==> flow/design.v <==
module FpCustomAddSub 
# (
	parameter	ManWidth	=	16,
	parameter	ExpWidth	=	6
)
(Rst_i,Clk_i,A_i,B_i,AddSub_i,Nd_i,Result_o,ResultValid_o);	
	function integer Log2;
	input integer value;
		begin
			Log2 = 0;
			while (value > 1) begin
				value   = value >> 1;
				Log2    = Log2 + 1;
			end
		end
	endfunction
	localparam	InOutWidth	=	1+ExpWidth+ManWidth;
	localparam	ExtManWidth	=	ManWidth+1;
	localparam	Stages	=	Log2(InOutWidth);
	input	Rst_i;
	input	Clk_i;
	input	[InOutWidth-1:0]	A_i;
	input	[InOutWidth-1:0]	B_i;
	input	AddSub_i;
	input	Nd_i;
	output	[InOutWidth-1:0]	Result_o;
	output	ResultValid_o;
	wire	signB	=	B_i[InOutWidth-1]^AddSub_i;
	wire	[InOutWidth-2:0]	absA	=	A_i[InOutWidth-2:0];
	wire	[InOutWidth-2:0]	absB	=	B_i[InOutWidth-2:0];
	reg		[InOutWidth-1:0]	muxA;
	reg		[InOutWidth-1:0]	muxB;
	reg	impliedA;
	reg	impliedB;
	reg	[InOutWidth-1:0]	muxAReg;
	reg	[InOutWidth-1:0]	muxBReg;
	reg	[ExpWidth-1:0]		expDiff;
	reg	addSubOrepation;
	wire	[ManWidth:0]	manA	=	{impliedA,	muxAReg[ManWidth-1:0]};
	wire	[ManWidth:0]	manB	=	{impliedB,	muxBReg[ManWidth-1:0]};
	reg	[ManWidth:0]	manANorm;
	reg	[ManWidth:0]	manBNorm;
	reg	addSubOrepationReg;
	reg	[ExtManWidth:0]	manSum;
	wire	[Stages-1:0]	distance;
	wire	[ExtManWidth+1:0]	dataArray	[0:Stages];
	wire	[Stages+1:0]	distanceR	=	{2'b00,distanceR1};
	reg		[ExtManWidth-1:0]	manSumReg;
	wire	[ExtManWidth-1:0]	normCMan	=	manSumReg	<<	distanceR1[Stages-1:0];	 
	reg	[ManWidth-1:0]	manC;
	reg	[ExpWidth-1:0]	expAPipe	[0:4];
	reg	[ExpWidth-1:0]	expC;
	reg	[4:0]	signC;
	reg	[8:0]	valid;
	assign  dataArray [0]	=	manSum;		
	assign	Result_o	=	{signC[4],expC,manC};
	assign	ResultValid_o	=	valid[4];
	always	@(*)	begin
		if	(absA<absB)	begin
			muxA	<=	{signB,absB};
			muxB	<=	{A_i[InOutWidth-1],absA};
		end	else	begin
			muxA	<=	{A_i[InOutWidth-1],absA};
			muxB	<=	{signB,absB};
		end 
	end
	always	@(posedge	Clk_i)	begin
		if	(muxA	[InOutWidth-2 -:ExpWidth]	==	8'h00)	begin	 
			impliedA	<=	1'b0;	 
		end	else	begin
			impliedA	<=	1'b1;	 
		end
		if	(muxB	[InOutWidth-2 -:ExpWidth]	==	8'h00)	begin	 
			impliedB	<=	1'b0;
		end	else	begin
			impliedB	<=	1'b1;
		end
		muxAReg	<=	muxA;
		muxBReg	<=	muxB;
		expDiff	<=	muxA[InOutWidth-2 -:ExpWidth]	-	muxB[InOutWidth-2 -:ExpWidth];	 
		addSubOrepation	<=	muxA[InOutWidth-1]	^	muxB[InOutWidth-1];	 
	end
	always	@(posedge	Clk_i)	begin
		manANorm	<=	manA;
		manBNorm	<=	manB	>>	expDiff;	 
		addSubOrepationReg <= addSubOrepation;
	end
	always	@(posedge	Clk_i)	begin
		if	(Rst_i)	begin
			manSum	<=	{ExtManWidth{1'b0}};
		end	else	if	(!addSubOrepationReg)	begin
			manSum	<=	{1'b0,	manANorm}	+	{1'b0,	manBNorm};
		end	else	begin
			manSum	<=	{1'b0,	manANorm}	-	{1'b0,	manBNorm};
		end
	end
	genvar	i;
	generate	
		for (i=0; i<Stages; i=i+1)	begin: searchMSB
			wire [ExtManWidth+1:0] dataIn;	
			wire [ExtManWidth+1:0] shitedDataOut;
			wire [ExtManWidth+1:0] dataOut;
			assign  dataIn = dataArray[i];
			wire    shiftDesired = ~|(dataIn[ExtManWidth+1:ExtManWidth+1-(1 << (Stages-1-i))]);
			assign  distance[(Stages-1-i)] = shiftDesired;		
			assign  shitedDataOut = dataIn << (1 << (Stages-1-i));	
			assign  dataOut = shiftDesired ? shitedDataOut : dataIn;	
			assign  dataArray[i+1] = dataOut;
		end
		reg	[Stages-1:0]	distanceR1;
		always	@(posedge	Clk_i)	begin
			distanceR1	<=	distance;
		end
	endgenerate	
	always	@(posedge	Clk_i)	begin
		manSumReg	<=	manSum	[ExtManWidth-1 -:ExtManWidth];
	end
	always	@(posedge	Clk_i)	begin
		if	(Rst_i)	begin
			manC	<=	{ManWidth{1'b0}};
		end	else	begin
			manC	<=	normCMan	[ExtManWidth-1 -:ManWidth];	 
		end
	end
	always	@(posedge	Clk_i)	begin	
		expAPipe[0]	<=	muxA[InOutWidth-2 -:ExpWidth];	 
		expAPipe[1]	<=	expAPipe[0];
		expAPipe[2]	<=	expAPipe[1];
		expAPipe[3]	<=	expAPipe[2];
		expAPipe[4]	<=	expAPipe[3];
	end
	always	@(posedge	Clk_i)	begin
		if	(&distanceR1)	begin
			expC	<=	{ExpWidth{1'b0}};
		end	else	begin
			if	(expAPipe[3]	>=	distanceR)	begin
				expC	<=	expAPipe[3]-distanceR+1;			 
			end	else	begin
				expC	<=	{{ExpWidth+1{1'b0}},1'b1};
			end
		end	
	end
	always	@(posedge	Clk_i)	begin
		signC	<=	{signC[3:0],	muxA[InOutWidth-1]};
	end
	always	@(posedge	Clk_i)	begin
		valid	<=	{valid[7:0],Nd_i};
	end	
endmodule
======== Reports on FpCustomAddSub ========
Tool output for the design above before and after an edit, in the order of the flow.
Lines under "original" count in the file above, lines under "edited" in the edited file.
"difference": "edited" minus "original" as printed here. "relative change": 100 x difference / "original".
Cell names lack the library's common part.
The mark -- stands for no value.
inputs
  design top .............................. FpCustomAddSub
  clock ................................... Clk_i
  cell library ............................ sky130hd
  timing corner ........................... tt_025C_1v80

======== Diff ========
Unified diff, file above to edited file.
The edit is scripted: it alters the design's behaviour and was not made to optimise anything.
begin of diff
@@ -92,5 +92,5 @@
 			manSum	<=	{1'b0,	manANorm}	+	{1'b0,	manBNorm};
 		end	else	begin
-			manSum	<=	{1'b0,	manANorm}	-	{1'b0,	manBNorm};
+			manSum	<=	{1'b0,	manANorm}	^	{1'b0,	manBNorm};
 		end
 	end
end of diff

======== Word-level counts ========
Yosys after proc, flatten, opt, wreduce and memory -nomap, before mapping. Print and check cells are not counted. Equal cells are merged and count once.
word-level totals
  item                             original  edited  difference  relative change (%)
  cells after elaboration          54        54      0           0.00
  bits in writable memories        0         0       0           --
  clocked read ports x word width  0         0       0           --
  bits in registers                171       171     0           0.00
  output and inout bits            24        24      0           0.00
  bits in read-only memories       0         0       0           --
  memory cells                     0         0       0           --
  latch bits                       0         0       0           --
operators by class
  item                        original  edited  difference  relative change (%)
  $lt $le $gt $ge             2         2       0           0.00
  reduce/logical cells        12        12      0           0.00
  muxes and demuxes           9         9       0           0.00
  divide/modulo/power cells   0         0       0           --
  eq/ne operators             0         0       0           --
  bitwise gates (word level)  3         4       +1          +33.33
  $mul                        0         0       0           --
  add/subtract/negate cells   5         4       -1          -20.00
  shift operators             2         2       0           0.00
operator list
  operator                                                      original  edited  difference  relative change (%)
  17-bit by 17-bit subtractor with 18-bit output                1         0       -1          -100.00
  17-bit XOR                                                    0         1       +1          --
  1-bit zero test                                               4         4       0           0.00
  1-bit 2-to-1 mux                                              3         3       0           0.00
  19-bit 2-to-1 mux                                             3         3       0           0.00
  6-bit zero test                                               2         2       0           0.00
  23-bit 2-to-1 mux                                             2         2       0           0.00
  2-bit OR reduction                                            2         2       0           0.00
  1-bit XOR                                                     2         2       0           0.00
  17-bit by 17-bit adder with 18-bit output                     1         1       0           0.00
  6-bit by 2-bit adder with 6-bit output with constant B        1         1       0           0.00
  6-bit by 4-bit greater-or-equal comparator with 1-bit output  1         1       0           0.00
  22-bit < comparator                                           1         1       0           0.00
  18-bit 2-to-1 mux                                             1         1       0           0.00
  1-bit NOT                                                     1         1       0           0.00
  4-bit AND reduction                                           1         1       0           0.00
  3-bit OR reduction                                            1         1       0           0.00
  5-bit OR reduction                                            1         1       0           0.00
  8-bit OR reduction                                            1         1       0           0.00
  17-bit by 4-bit << shifter with 17-bit output                 1         1       0           0.00
  17-bit by 6-bit right shift with 17-bit output                1         1       0           0.00
  6-bit by 4-bit subtractor with 6-bit output                   1         1       0           0.00
  6-bit subtractor                                              1         1       0           0.00

======== Logic depth ========
Depth = most cells in a row (Yosys ltp): at word level without a register or memory, in the mapped netlist without a sequential cell, where the memories' decode and read muxes count.
depth
  item                       original  edited  difference  relative change (%)
  depth in word-level cells  8         8       0           0.00
  ABC_AREA                   0         0       --          --
  depth in mapped cells      17        15      -2          -11.76

======== Mapped cells and area ========
Source: synth_stat.txt of the flow (Yosys; design flattened, memories mapped). It holds for the ABC_AREA given above (unset counts as 0); a run with the other value may have another netlist.
synthesis totals
  item                      original   edited     difference  relative change (%)
  chip area (Yosys) (mm^2)  0.0076699  0.0074071  -0.0002628  -3.43
  buffers                   33         38         +5          +15.15
  mapped cells              791        786        -5          -0.63
  mapped flip-flops         171        171        0           0.00
cells by type
  cell      original  edited  difference  relative change (%)
  o21ai_0   28        58      +30         +107.14
  nand2_1   44        62      +18         +40.91
  nor2_1    84        70      -14         -16.67
  xnor2_1   29        16      -13         -44.83
  mux2i_1   36        25      -11         -30.56
  mux2_1    11        0       -11         -100.00
  mux2_2    17        9       -8          -47.06
  a21oi_1   49        55      +6          +12.24
  nor2b_1   10        16      +6          +60.00
  nand3_1   4         10      +6          +150.00
  nor3_1    20        15      -5          -25.00
  clkbuf_1  24        28      +4          +16.67
  xor2_1    6         2       -4          -66.67
  mux4_2    5         8       +3          +60.00
  o21bai_1  5         2       -3          -60.00
  nor3b_1   3         0       -3          -100.00
  o31a_1    3         0       -3          -100.00
  or4_1     3         0       -3          -100.00
The list need not be complete.

======== Path before layout ========
Path of least setup slack by OpenSTA after synthesis, without wires, with an ideal clock, recovery checks aside; 20% of the period is set as input and as output delay. Where synthesis merged equal registers, the netlist keeps one of their names.
path after synthesis
  item                           original             edited               difference  relative change (%)
  kind                           in2reg               in2reg               --          --
  start point                    input port B_i[17]   input port B_i[7]    --          --
  end point                      register expDiff[4]  register expDiff[4]  --          --
  delay of the path (ps)         2,904                2,609                -295        -10.16
  driving pins on the path       15                   15                   0           0.00
  path slack (ps)                695                  990                  +295        --
  arrival time (ps)              3,701                3,406                -295        -7.97
  clock period (ps)              4,500                4,500                0           0.00
  external input delay (ps)      900                  900                  0           0.00
  required time (ps)             4,397                4,397                0           0.00
  synthesis period reached (ps)  3,805                3,510                -295        -7.75
"delay of the path" is the arrival time less input delay plus setup time.
"driving pins on the path": output pins that drive a net of the path, with the launching flip-flop's if there is one; two outputs of one cell count as two.
"synthesis period reached" = period - worst setup slack (recovery checks aside). The figure is calculated, with input and output delays left at 20% of the set period.
The rows between start and end are the longest chain of elaborated cells between them; the timing report does not say that the signal goes this way. Where chains are equally long, one stands for them.
Each line given opens the expression or statement behind the cell; cells for indexed reads and writes are added by Yosys, which also makes memories of some case tables.
on the way, after synthesis, original
  cells stage by stage .................... inv_1 > ha_1 > and2_1 > a221o_1 > a221oi_2 > o21ai_2 > nor2_4 > buf_2 > buf_2 > and3_1 > nor2_1 > ha_1 > o21ai_1 > mux2i_1 > a2111oi_2
  length of the longest elaborated chain .. 3
  elaborated cells between the ends (all ways) .. 4
  source lines of those cells ............. 2
  those cells by class .................... add/sub (1); compare (1); mux (2)
ends and longest elaborated chain, after synthesis, original
  item                 RTL line  RTL
  start, declared      23        input [InOutWidth-1:0] B_i;
  22-bit < comparator  59        if (absA<absB) begin
  23-bit 2-to-1 mux    59
  6-bit subtractor     80        expDiff <= muxA[InOutWidth-2 -:ExpWidth] - muxB[InOutWidth-2 -:ExpWidth];
  end, assigned        80
  end, declared        37        reg [ExpWidth-1:0] expDiff;
on the way, after synthesis, edited
  cells stage by stage .................... inv_1 > ha_1 > a21o_1 > a221oi_2 > a2111o_1 > a31oi_4 > or2_1 > buf_6 > buf_2 > nor2_1 > a21oi_1 > ha_1 > o21ai_1 > mux2i_1 > a2111oi_2
  length of the longest elaborated chain .. 3
  elaborated cells between the ends (all ways) .. 4
  source lines of those cells ............. 2
  those cells by class .................... add/sub (1); compare (1); mux (2)
ends and longest elaborated chain, after synthesis, edited
  item                 RTL line  RTL
  start, declared      23        input [InOutWidth-1:0] B_i;
  22-bit < comparator  59        if (absA<absB) begin
  23-bit 2-to-1 mux    59
  6-bit subtractor     80        expDiff <= muxA[InOutWidth-2 -:ExpWidth] - muxB[InOutWidth-2 -:ExpWidth];
  end, assigned        80
  end, declared        37        reg [ExpWidth-1:0] expDiff;

======== Path in the finished layout ========
From the final timing report of the runs of pair A: the path of least setup slack in the routed layout; clock arrival at registers is part of the times.
The path's times are printed in steps of 10 ps; the period is the one set.
path after layout
  item                       original              edited               difference  relative change (%)
  kind                       reg2reg               in2reg               --          --
  start point                register manBNorm[0]  input port B_i[20]   --          --
  end point                  register manSum[17]   register expDiff[5]  --          --
  required time (ps)         4,850                 4,880                +30         +0.62
  external input delay (ps)  --                    900                  --          --
  arrival time (ps)          4,140                 4,200                +60         +1.45
  clock period (ps)          4,500                 4,500                0           0.00
  path slack (ps)            710                   680                  -30         --
  driving pins on the path   16                    12                   -4          -25.00
The rows between start and end are the longest chain of elaborated cells between them; the timing report does not say that the signal goes this way. Where chains are equally long, one stands for them.
A register here has more assigning lines than the two given.
on the way, after layout, original
  cells stage by stage .................... dfxtp_1 > inv_1 > ha_1 > nand2b_1 > or4_1 > nor3_1 > a21oi_1 > xnor2_1 > ha_1 > a21o_1 > a21o_1 > a211oi_1 > a21oi_1 > o211a_1 > or3_1 > a21oi_1
  length of the longest elaborated chain .. 2
  elaborated cells between the ends (all ways) .. 3
  source lines of those cells ............. 3
  those cells by class .................... add/sub (2); mux (1)
ends and longest elaborated chain, after layout, original
  item                                       RTL line  RTL
  start, declared                            42        reg [ManWidth:0] manBNorm;
  start, assigned                            85        manBNorm <= manB >> expDiff;
  17-bit by 17-bit adder with 18-bit output  92        manSum <= {1'b0, manANorm} + {1'b0, manBNorm};
  18-bit 2-to-1 mux                          91        end else if (!addSubOrepationReg) begin
  end, assigned                              92
  end, assigned                              94        manSum <= {1'b0, manANorm} - {1'b0, manBNorm};
  end, declared                              44        reg [ExtManWidth:0] manSum;
on the way, after layout, edited
  cells stage by stage .................... clkdlybuf4s50_1 > inv_1 > ha_1 > nand4_1 > a2111o_1 > a31oi_4 > or2_1 > buf_4 > o22ai_4 > and3_1 > a2111oi_1 > o211a_1
  length of the longest elaborated chain .. 3
  elaborated cells between the ends (all ways) .. 4
  source lines of those cells ............. 2
  those cells by class .................... add/sub (1); compare (1); mux (2)
ends and longest elaborated chain, after layout, edited
  item                 RTL line  RTL
  start, declared      23        input [InOutWidth-1:0] B_i;
  22-bit < comparator  59        if (absA<absB) begin
  23-bit 2-to-1 mux    59
  6-bit subtractor     80        expDiff <= muxA[InOutWidth-2 -:ExpWidth] - muxB[InOutWidth-2 -:ExpWidth];
  end, assigned        80
  end, declared        37        reg [ExpWidth-1:0] expDiff;

======== Measured runs ========
Runs of the flow (Yosys, OpenROAD) on both versions; the two runs of a pair have the same settings. The constraints put input and output delay at 20% of the set period each and load the outputs with 0.01 pF.
flow settings, pair A
  CORE_UTILIZATION ........................ 40
  period_ns ............................... 4.5
  CAP_MARGIN .............................. 20
  CORE_MARGIN ............................. 2
  SLEW_MARGIN ............................. 20
results, pair A
  item                                    original   edited     difference  relative change (%)
  post-synthesis cell area (mm^2)         0.0076699  0.0074071  -0.0002628  -3.43
  overall die area (mm^2)                 0.0202977  0.0196224  -0.0006753  -3.33
  standard-cell area after layout (mm^2)  0.0092113  0.0089073  -0.0003040  -3.30
  worst hold slack after layout (ps)      321        324        +3          --
  lowest setup slack (ps)                 706        681        -25         --
  final utilization (%)                   49.1       49.2       +0.1        --
flow settings, pair B
  CELL_PAD_IN_SITES_DETAIL_PLACEMENT ...... 0
  CORE_UTILIZATION ........................ 31
  CTS_CLUSTER_DIAMETER .................... 182
  GPL_ROUTABILITY_DRIVEN .................. 0
  MIN_ROUTING_LAYER ....................... met1
  PLACE_DENSITY ........................... 0.61
  SETUP_SLACK_MARGIN ...................... -0.12
  SLEW_MARGIN ............................. 35
  period_ns ............................... 4.42
  CAP_MARGIN .............................. 20
  CORE_MARGIN ............................. 2
results, pair B
  item                                    original   edited     difference  relative change (%)
  post-synthesis cell area (mm^2)         0.0076699  0.0074071  -0.0002628  -3.43
  overall die area (mm^2)                 0.0260161  0.025146   -0.0008701  -3.34
  standard-cell area after layout (mm^2)  0.0092864  0.0089761  -0.0003103  -3.34
  worst hold slack after layout (ps)      322        324        +2          --
  lowest setup slack (ps)                 616        648        +32         --
  final utilization (%)                   38.2       38.2       0.0         --
